==> flow/design.v <==
`timescale 1ns / 1ps
module mux_2x1_rtl(in_0, in_1, select, out);
	input	select;
	input in_0; 
	input in_1;
	output out;
	assign out = (in_0 && ~select) || (in_1 && select);
endmodule
`timescale 1ns / 1ps
module mux_4x1_behavioral(in_0, in_1, in_2, in_3, select, out);
	input in_0;
	input in_1;
	input in_2;
	input in_3;
	input [1:0] select;
	output out;
	reg out;
	always@(select, in_0, in_1, in_2, in_3)
	begin
		case(select)
			2'b00: out = in_0;
			2'b01: out = in_1;
			2'b10: out = in_2;
			2'b11: out = in_3;
		endcase
	end
endmodule
`timescale 1ns / 1ps
module bfa_gl(in_0, in_1, carry_in, result, carry_out);
	input in_0, in_1, carry_in;
	output result, carry_out;
	wire w_xor, w_and_0, w_and_1;
	xor X0(w_xor, in_0, in_1);
	xor X1(result, w_xor, carry_in);
	and A0(w_and_0, w_xor, carry_in);
	and A1(w_and_1, in_0, in_1);
	or O1(carry_out, w_and_0, w_and_1);
endmodule
`timescale 1ns / 1ps
module alu_bitslice(in_a, in_b, in_carry, in_control, out_carry, out_result);
	input in_a, in_b, in_carry;
	input [2:0] in_control;
	wire w_xor_b_c0, w_invert_a, w_and_a_b, w_or_a_b, w_sum, w_2x1;
	output out_result;
	output out_carry;
	xor (w_xor_b_c0, in_b, in_control[0]);
	or  (w_or_a_b, in_a, w_xor_b_c0);
	and (w_and_a_b, in_a, w_xor_b_c0);
	not (w_invert_a, in_a);
	bfa_gl bfa (in_a, w_xor_b_c0, in_carry, w_sum, out_carry);
	mux_2x1_rtl mux_2x1 (w_invert_a, w_xor_b_c0, in_control[0], w_2x1);
	mux_4x1_behavioral mux_4x1 (w_sum, w_or_a_b, w_and_a_b, w_2x1, in_control[2:1], out_result);
endmodule
`timescale 1ns / 1ps
module n_bit_alu(a_in, b_in, control_in, sum_out, carry_out, overflow_out, zero_out);
	parameter n = 8;
	input [7:0] a_in;
	input [7:0] b_in;
	input [2:0] control_in;
	output [7:0] sum_out; 
	output carry_out, overflow_out, zero_out;
	wire [8:0] carry;
	wire is_zero_out;
	and is_zero(is_zero_out, ~sum_out[0], ~sum_out[1], ~sum_out[2], ~sum_out[3], ~sum_out[4], ~sum_out[5], ~sum_out[6], ~sum_out[7]);
	genvar i;
	assign carry_out = carry[n];
	assign overflow_out = carry[n - 1] ^ carry[n];
	assign zero_out = is_zero_out;
	assign carry[0] = control_in[0];
	alu_bitslice adder(a_in[0], b_in[0], carry[0], control_in, carry[1], sum_out[0]); 
	generate 
		for (i = 1; i < n; i = i + 1)
			begin: aluBitGen
				alu_bitslice adder(a_in[i], b_in[i], carry[i], control_in, carry[i+1], sum_out[i]);
			end
	endgenerate
endmodule
`timescale 1ns / 1ps
module acc_cpu(
	input clk,
	input rst,
	output [7:0] imem_addr,
	input [15:0] imem_rdata,
	output reg dmem_req,
	output reg dmem_we,
	output reg [7:0] dmem_addr,
	output [7:0] dmem_wdata,
	input dmem_ack,
	input [7:0] dmem_rdata,
	input [7:0] in_data,
	input in_valid,
	output in_ready,
	output [7:0] out_data,
	output out_valid,
	input out_ready,
	output halted,
	output [7:0] acc,
	output flag_c,
	output flag_z,
	output flag_v
);
parameter S_F0 = 4'd0;    
parameter S_F1 = 4'd1;    
parameter S_DEC = 4'd2;   
parameter S_IND = 4'd3;   
parameter S_MEM = 4'd4;   
parameter S_EX = 4'd5;    
parameter S_ST = 4'd6;    
parameter S_MUL = 4'd7;   
parameter S_DIV = 4'd8;   
parameter S_DIVW = 4'd9;  
parameter S_IN = 4'd10;   
parameter S_OUT = 4'd11;  
parameter S_NX = 4'd12;   
parameter S_HLT = 4'd13;  
reg [3:0] state;
reg [7:0] pc, npc;
reg [15:0] ir;
reg [7:0] ACC;
reg C, Z, V;
reg [7:0] mdata;
reg [7:0] JSRaddrReg;
reg [7:0] InteruptAdrReg;
reg [3:0] HVPIReg;
reg [7:0] MULreg, MULreg2;
reg [7:0] DIVreg;
reg ev_ov, ev_bi, ev_ba;
wire [4:0] op = ir[15:11];
wire [2:0] mode = ir[10:8];
wire [7:0] imm = ir[7:0];
wire is_alu = (op[4:3] == 2'b00);
wire is_ld = (op == 5'b01000);
wire is_st = (op == 5'b01001);
wire is_shl = (op == 5'b01010);
wire is_shr = (op == 5'b01011);
wire is_in = (op == 5'b01100);
wire is_out = (op == 5'b01101);
wire is_hlt = (op == 5'b01110);
wire is_hv = (op == 5'b01111);
wire is_mul = (op == 5'b11000);
wire is_div = (op == 5'b11001);
wire is_br = (op == 5'b11010);
wire is_bz = (op == 5'b11011);
wire is_jsr = (op == 5'b11100);
wire is_rts = (op == 5'b11101);
wire is_rti = (op == 5'b11110);
wire is_bad = (op[4:3] == 2'b10) || (op == 5'b11111);
wire bad_mode = (is_alu || is_ld) && (mode > 3'd2);
reg [7:0] alu_b;
reg [2:0] alu_ctl;
wire [7:0] alu_out;
wire alu_c, alu_v, alu_z;
n_bit_alu ALU(ACC, alu_b, alu_ctl, alu_out, alu_c, alu_v, alu_z);
always @(*) begin
	alu_b = (mode == 3'd0) ? imm : mdata;
	alu_ctl = op[2:0];
	if (state == S_MUL) begin
		alu_b = MULreg2;
		alu_ctl = 3'b000;
	end else if (state == S_DIV) begin
		alu_b = imm;
		alu_ctl = 3'b001;
	end
end
wire ovf_en = (HVPIReg == 4'b0000) || HVPIReg[0];
wire bi_en = (HVPIReg == 4'b0000) || HVPIReg[1];
wire ba_en = (HVPIReg == 4'b0000) || HVPIReg[2];
assign imem_addr = pc;
assign dmem_wdata = ACC;
assign in_ready = (state == S_IN);
assign out_valid = (state == S_OUT);
assign out_data = ACC;
assign halted = (state == S_HLT);
assign acc = ACC;
assign flag_c = C;
assign flag_z = Z;
assign flag_v = V;
always @(posedge clk) begin
	if (rst) begin
		state <= S_F0;
		pc <= 8'd0;
		npc <= 8'd0;
		ir <= 16'd0;
		ACC <= 8'd0;
		C <= 1'b0;
		Z <= 1'b0;
		V <= 1'b0;
		mdata <= 8'd0;
		JSRaddrReg <= 8'd0;
		InteruptAdrReg <= 8'd0;
		HVPIReg <= 4'd0;
		MULreg <= 8'd0;
		MULreg2 <= 8'd0;
		DIVreg <= 8'd0;
		ev_ov <= 1'b0;
		ev_bi <= 1'b0;
		ev_ba <= 1'b0;
		dmem_req <= 1'b0;
		dmem_we <= 1'b0;
		dmem_addr <= 8'd0;
	end else begin
		case (state)
		S_F0: begin
			ev_ov <= 1'b0;
			ev_bi <= 1'b0;
			ev_ba <= 1'b0;
			state <= S_F1;
		end
		S_F1: begin
			ir <= imem_rdata;
			state <= S_DEC;
		end
		S_DEC: begin
			npc <= pc + 8'd1;
			if (bad_mode) begin
				ev_ba <= 1'b1;
				state <= S_NX;
			end else if (is_bad) begin
				ev_bi <= 1'b1;
				state <= S_NX;
			end else if ((is_alu || is_ld) && mode == 3'd1) begin
				dmem_req <= 1'b1;
				dmem_we <= 1'b0;
				dmem_addr <= imm;
				state <= S_MEM;
			end else if ((is_alu || is_ld) && mode == 3'd2) begin
				dmem_req <= 1'b1;
				dmem_we <= 1'b0;
				dmem_addr <= imm;
				state <= S_IND;
			end else if (is_alu || is_ld) begin
				state <= S_EX;
			end else if (is_st) begin
				dmem_req <= 1'b1;
				dmem_we <= 1'b1;
				dmem_addr <= imm;
				state <= S_ST;
			end else if (is_mul) begin
				MULreg <= imm;
				MULreg2 <= ACC;
				state <= S_MUL;
			end else if (is_div) begin
				if (imm == 8'd0) begin
					ACC <= 8'hff;
					state <= S_NX;
				end else begin
					DIVreg <= 8'd0;
					state <= S_DIV;
				end
			end else if (is_in) begin
				state <= S_IN;
			end else if (is_out) begin
				state <= S_OUT;
			end else if (is_hlt) begin
				state <= S_HLT;
			end else begin
				if (is_shl) ACC <= {ACC[6:0], 1'b0};
				if (is_shr) ACC <= {1'b0, ACC[7:1]};
				if (is_hv) HVPIReg <= imm[3:0];
				if (is_br || (is_bz && Z)) npc <= imm;
				if (is_jsr) begin
					JSRaddrReg <= pc + 8'd1;
					npc <= imm;
				end
				if (is_rts) npc <= JSRaddrReg;
				if (is_rti) npc <= InteruptAdrReg;
				state <= S_NX;
			end
		end
		S_IND: begin
			if (dmem_ack) begin
				dmem_req <= 1'b0;
				dmem_addr <= dmem_rdata;
				state <= S_MEM;
			end else if (!dmem_req) begin
				dmem_req <= 1'b1;
			end
		end
		S_MEM: begin
			if (dmem_ack) begin
				dmem_req <= 1'b0;
				mdata <= dmem_rdata;
				state <= S_EX;
			end else begin
				dmem_req <= 1'b1;
			end
		end
		S_EX: begin
			if (is_ld) begin
				ACC <= (mode == 3'd0) ? imm : mdata;
			end else begin
				ACC <= alu_out;
				C <= alu_c;
				Z <= alu_z;
				V <= alu_v;
				ev_ov <= alu_v;
			end
			state <= S_NX;
		end
		S_ST: begin
			if (dmem_ack) begin
				dmem_req <= 1'b0;
				dmem_we <= 1'b0;
				state <= S_NX;
			end
		end
		S_MUL: begin
			ACC <= alu_out;
			MULreg <= MULreg - 8'd1;
			if (MULreg == 8'd2) state <= S_NX;
		end
		S_DIV: begin
			if (alu_c) begin
				ACC <= alu_out;
				DIVreg <= DIVreg + 8'd1;
			end else begin
				state <= S_DIVW;
			end
		end
		S_DIVW: begin
			ACC <= DIVreg;
			state <= S_NX;
		end
		S_IN: begin
			if (in_valid) begin
				ACC <= in_data;
				state <= S_NX;
			end
		end
		S_OUT: begin
			if (out_ready) state <= S_NX;
		end
		S_NX: begin
			if (ev_ov && ovf_en) begin
				InteruptAdrReg <= npc;
				pc <= 8'd100;
			end else if (ev_bi && bi_en) begin
				InteruptAdrReg <= npc;
				pc <= 8'd110;
			end else if (ev_ba && ba_en) begin
				InteruptAdrReg <= npc;
				pc <= 8'd120;
			end else begin
				pc <= npc;
			end
			state <= S_F0;
		end
		S_HLT: begin
		end
		default: state <= S_F0;
		endcase
	end
end
endmodule
# == Step by step through the tools: acc_cpu ==
# The steps from the RTL of acc_cpu to its reports follow in flow order.
# Lines are those of the file above, counted from 1.
# Not given: -
# inputs
design,acc_cpu
clock,clk
cell_library,sky130hd
corner,tt_025C_1v80

# == After elaboration ==
# Source: Yosys, flattened and elaborated, memories not mapped. Widths are those after wreduce. Registers that Yosys merges into a memory's read port (data or address) are not register bits. Print and check cells do not count. Equal cells are merged and count once.
# word_totals
in_bits,37
out_inout_bits,48
register_bits,112
# classes
logic,94
eq_ne,64
muxes,120
n_addsub,3
n_reduce_logical,70
compare,1
# op_table
op,count
two-way mux 8 bit,65
two-way mux 4 bit,14
case mux 4 bit (select 12 bit),1
case mux 8 bit (select 6 bit),1
case mux 8 bit (select 2 bit),3
inequality test 2 bit with constant B,20
equality test 5 x 4 -> 1 bit with constant B,8
equality test 5 bit with constant B,8
case mux 1 bit (select 4 bit),8
NOT 1 bit,30
AND reduction 13 bit,2
bitwise XOR 1 bit,25
equality test 4 bit with constant B,6
AND reduction 8 bit,3
AND 1 bit,23
logical AND 1 bit,23
AND reduction 6 bit,3
two-way mux 3 bit,6
two-way mux 1 bit,17
OR 1 bit,16
equality test 4 x 3 -> 1 bit with constant B,4
adder 8 x 1 -> 8 bit with constant B,2
AND reduction 15 bit,1
logical OR 1 bit,14
nonzero test 2 bit,6
inequality test 3 bit with constant B,4
inequality test 4 bit with constant B,3
AND reduction 11 bit,1
# Other operator kinds: 22; their cells: 35.

# == Logic depth ==
# Longest topological path by Yosys (ltp), each cell counted once; first at word level (registers and memories cut), then after technology mapping (sequential cells cut; the memories' decode and read muxes count).
# depth
depth_word,25
abc_area,0
mapped_depth,22
ltp_nobuf,19

# == Mapped cells and area ==
# Source: synth_stat.txt of the flow (Yosys; design flattened, memories mapped). It holds for the ABC_AREA given above (unset counts as 0); a run with the other value may have another netlist.
# Totals and module areas in this step are rounded.
# synth_totals
buffers,86
cells,912
area_um2,7430
flip_flops,122
# by_type
cell_type,count,area_total_um2
sky130_fd_sc_hd__dfxtp_1,122,2.44E+03
sky130_fd_sc_hd__mux2i_1,52,520.499
sky130_fd_sc_hd__nor2_1,125,469.2
sky130_fd_sc_hd__a21oi_1,69,345.331
sky130_fd_sc_hd__nand2_1,69,258.998
sky130_fd_sc_hd__ha_1,20,250.24
sky130_fd_sc_hd__buf_4,26,195.187
sky130_fd_sc_hd__o21ai_0,35,175.168
sky130_fd_sc_hd__clkbuf_1,39,146.39
sky130_fd_sc_hd__fa_1,7,140.134
sky130_fd_sc_hd__nand3_1,27,135.13
sky130_fd_sc_hd__inv_1,32,120.115
sky130_fd_sc_hd__nor3_1,24,120.115
sky130_fd_sc_hd__a211oi_1,15,112.608
sky130_fd_sc_hd__mux2_2,10,112.608
sky130_fd_sc_hd__nand2b_1,17,106.352
sky130_fd_sc_hd__xnor2_1,12,105.101
sky130_fd_sc_hd__xor2_1,11,96.342
# Not listed: further types 68, cells in them 200.
# By module: a second synthesis without flattening, with its own total; a netlist apart from the flattened one above.
# unflattened
hier_cells,883
area_unflattened_um2,7400
# Each row is one instance without its submodules.
# modules
mod,instances,area_um2,cells
acc_cpu,1,6720,823
alu_bitslice,8,25.0,4
mux_4x1_behavioral,8,22.5,1
bfa_gl,8,20.0,1
mux_2x1_rtl,8,15.0,1
n_bit_alu,1,27.5,4

# == Timing after synthesis ==
# OpenSTA on the mapped netlist: ideal clock, no wires. The path of least setup slack (recovery checks aside). Input and output delay are each 20% of the period. Register names are those of the netlist, which keeps one name where synthesis merged equal registers.
# synth_path
path_kind,flip-flop to flip-flop
startpoint,reg ir[10]
endpoint,reg ACC[4]
stages,23
required_time_ns,6.863
path_delay_ns,5.474
path_slack_ns,1.525
setup_ns,0.137
period_ns,7.0
t_first_pin_ns,0.000
arrival_time_ns,5.337
n_path_buf,4
synth_period_reached_ns,5.475
# "path_delay_ns" is the arrival time less input delay plus setup time.
# "stages": output pins that drive a net of the path, with the launching flip-flop's if there is one; two outputs of one cell count as two.
# "synth_period_reached_ns" = period - worst setup slack (recovery checks aside). The figure is calculated, with input and output delays left at 20% of the set period.
# Between the ends stands the longest chain of elaborated cells between them, by number of cells; it is not shown to be the way that was timed. Of several equally long chains one is given.
# Each line given opens the expression or statement behind the cell; cells for indexed reads and writes are added by Yosys, which also makes memories of some case tables.
# At most two assigning lines are given for a register; there are more.
# synth_via
cell_sequence,sky130_fd_sc_hd__dfxtp_1 sky130_fd_sc_hd__buf_6 sky130_fd_sc_hd__or3_4 sky130_fd_sc_hd__buf_6 sky130_fd_sc_hd__mux2i_1 sky130_fd_sc_hd__xnor2_1 sky130_fd_sc_hd__nor2_1 sky130_fd_sc_hd__a21oi_1 sky130_fd_sc_hd__mux2_2 sky130_fd_sc_hd__fa_1 sky130_fd_sc_hd__fa_1 sky130_fd_sc_hd__fa_1 sky130_fd_sc_hd__fa_1 sky130_fd_sc_hd__fa_1 sky130_fd_sc_hd__fa_1 sky130_fd_sc_hd__inv_1 sky130_fd_sc_hd__fa_1 sky130_fd_sc_hd__a21oi_1 sky130_fd_sc_hd__and3_1 sky130_fd_sc_hd__buf_4 sky130_fd_sc_hd__buf_6 sky130_fd_sc_hd__nor2_1 sky130_fd_sc_hd__a211oi_2
elab_chain_len,24
cells_between,67
# synth_lines
element,line,text
"start, declared",118,reg [15:0] ir;
"start, assigned",183,ir <= 16'd0;
"start, assigned",210,ir <= imem_rdata;
logical NOT 3 bit,155,alu_b = (mode == 3'd0) ? imm : mdata;
two-way mux 8 bit,155,
two-way mux 8 bit,160,end else if (state == S_DIV) begin
two-way mux 8 bit,157,if (state == S_MUL) begin
bitwise XOR 1 bit,46,"xor (w_xor_b_c0, in_b, in_control[0]);"
bitwise XOR 1 bit,33,"xor X0(w_xor, in_0, in_1);"
AND 1 bit,35,"and A0(w_and_0, w_xor, carry_in);"
[... 10 more ...],-,
OR 1 bit,37,"or O1(carry_out, w_and_0, w_and_1);"
AND 1 bit,35,
OR 1 bit,37,
AND 1 bit,35,
OR 1 bit,37,
two-way mux 8 bit,313,if (alu_c) begin
case mux 8 bit (select 6 bit),202,case (state)
"end, assigned",257,"if (is_shl) ACC <= {ACC[6:0], 1'b0};"
"end, assigned",258,"if (is_shr) ACC <= {1'b0, ACC[7:1]};"
"end, declared",119,reg [7:0] ACC;

# == Timing after layout ==
# Path of least setup slack in the final report of run 1 (OpenROAD, finished layout, wires in). Where an end is a register, its clock arrival counts in the times.
# layout_path
path_kind,flip-flop to flip-flop
startpoint,reg ir[8]
endpoint,reg ACC[7]
path_slack_ns,1.03
required_time_ns,7.34
setup_ns,0.08
n_path_buf,0
stages,17
arrival_time_ns,6.31
t_first_pin_ns,0.42
period_ns,7.0
# Between the ends stands the longest chain of elaborated cells between them, by number of cells; it is not shown to be the way that was timed. Of several equally long chains one is given.
# At most two assigning lines are given for a register; there are more.
# layout_via
cell_sequence,sky130_fd_sc_hd__dfxtp_1 sky130_fd_sc_hd__or3_4 sky130_fd_sc_hd__a311oi_2 sky130_fd_sc_hd__o21ai_0 sky130_fd_sc_hd__mux2_2 sky130_fd_sc_hd__fa_1 sky130_fd_sc_hd__fa_1 sky130_fd_sc_hd__fa_1 sky130_fd_sc_hd__fa_1 sky130_fd_sc_hd__fa_1 sky130_fd_sc_hd__fa_1 sky130_fd_sc_hd__inv_1 sky130_fd_sc_hd__fa_1 sky130_fd_sc_hd__a21oi_1 sky130_fd_sc_hd__and3_1 sky130_fd_sc_hd__and4_1 sky130_fd_sc_hd__nor3_1
elab_chain_len,24
cells_between,67
# layout_lines
element,line,text
"start, declared",118,reg [15:0] ir;
"start, assigned",183,ir <= 16'd0;
"start, assigned",210,ir <= imem_rdata;
logical NOT 3 bit,155,alu_b = (mode == 3'd0) ? imm : mdata;
two-way mux 8 bit,155,
two-way mux 8 bit,160,end else if (state == S_DIV) begin
two-way mux 8 bit,157,if (state == S_MUL) begin
bitwise XOR 1 bit,46,"xor (w_xor_b_c0, in_b, in_control[0]);"
bitwise XOR 1 bit,33,"xor X0(w_xor, in_0, in_1);"
AND 1 bit,35,"and A0(w_and_0, w_xor, carry_in);"
[... 10 more ...],-,
OR 1 bit,37,"or O1(carry_out, w_and_0, w_and_1);"
AND 1 bit,35,
OR 1 bit,37,
bitwise XOR 1 bit,34,"xor X1(result, w_xor, carry_in);"
case mux 1 bit (select 4 bit),20,case(select)
two-way mux 8 bit,313,if (alu_c) begin
case mux 8 bit (select 6 bit),202,case (state)
"end, assigned",257,"if (is_shl) ACC <= {ACC[6:0], 1'b0};"
"end, assigned",258,"if (is_shr) ACC <= {1'b0, ACC[7:1]};"
"end, declared",119,reg [7:0] ACC;

# Measured results for acc_cpu: 4 stored runs of the Yosys and OpenROAD flow on sky130hd. The settings differ; the order carries no meaning. The constraints put input and output delay at 20% of the set period each and load the outputs with 0.01 pF.
# "clock_period_reached_ns": clock period set for the run, less the worst setup slack. It is reckoned from that one timing run; input and output delays stay at 20% of the period that was set.
# "worst_path_allowed_less_slack_ns": the worst setup path's part of the clock period (all of it between registers, 20% less for each end at a port) less its slack. A launch clock that arrives late makes it longer, a capture clock that arrives late makes it shorter.
# "power_total_w": no workload was simulated; the value follows from the tool's default switching activity.
# Values from the reports are rounded here.
# A setting shown as -- is not set for that run.
item,run 1,run 2,run 3,run 4
CAP_MARGIN,40,5,40,15
CORE_MARGIN,7,6,7,2
period_ns,7.0,8.47,7.0,8.6
CORE_UTILIZATION,40,31,36,24
SLEW_MARGIN,20,20,20,15
ABC_AREA,--,1,--,--
CELL_PAD_IN_SITES_DETAIL_PLACEMENT,--,1,--,0
CELL_PAD_IN_SITES_GLOBAL_PLACEMENT,--,1,--,0
CORE_ASPECT_RATIO,--,1.15,--,1.26
CTS_CLUSTER_DIAMETER,--,365,--,86
CTS_CLUSTER_SIZE,--,56,--,93
GPL_ROUTABILITY_DRIVEN,--,1,--,0
MAX_ROUTING_LAYER,--,met4,--,met4
MIN_ROUTING_LAYER,--,met2,--,--
PLACE_DENSITY_LB_ADDON,--,0.03,0.26,0.19
SETUP_SLACK_MARGIN,--,-0.53,-0.53,1.76
TNS_END_PERCENT,--,5,--,--
GPL_TIMING_DRIVEN,--,--,--,0
setup_tns_ns,0.000,0.000,0.000,0.000
clock_period_reached_ns,5.970,6.329,5.974,6.271
setup_worst_slack_ns,1.03,2.14,1.03,2.33
total_die_area_um2,22600,26900,24900,32400
power_total_w,0.0019,0.00166,0.00185,0.00153
synth_area_um2,7430,7160,7430,7430
worst_path_allowed_less_slack_ns,5.97,6.33,5.97,6.27
worst_path_kind,flip-flop to flip-flop,flip-flop to flip-flop,flip-flop to flip-flop,flip-flop to flip-flop
finalCellArea_um2,8870,8630,8860,9350
post_route_util_pct,49.0,38.1,43.8,30.5
final_hold_ws_ns,0.468,0.462,0.459,0.464
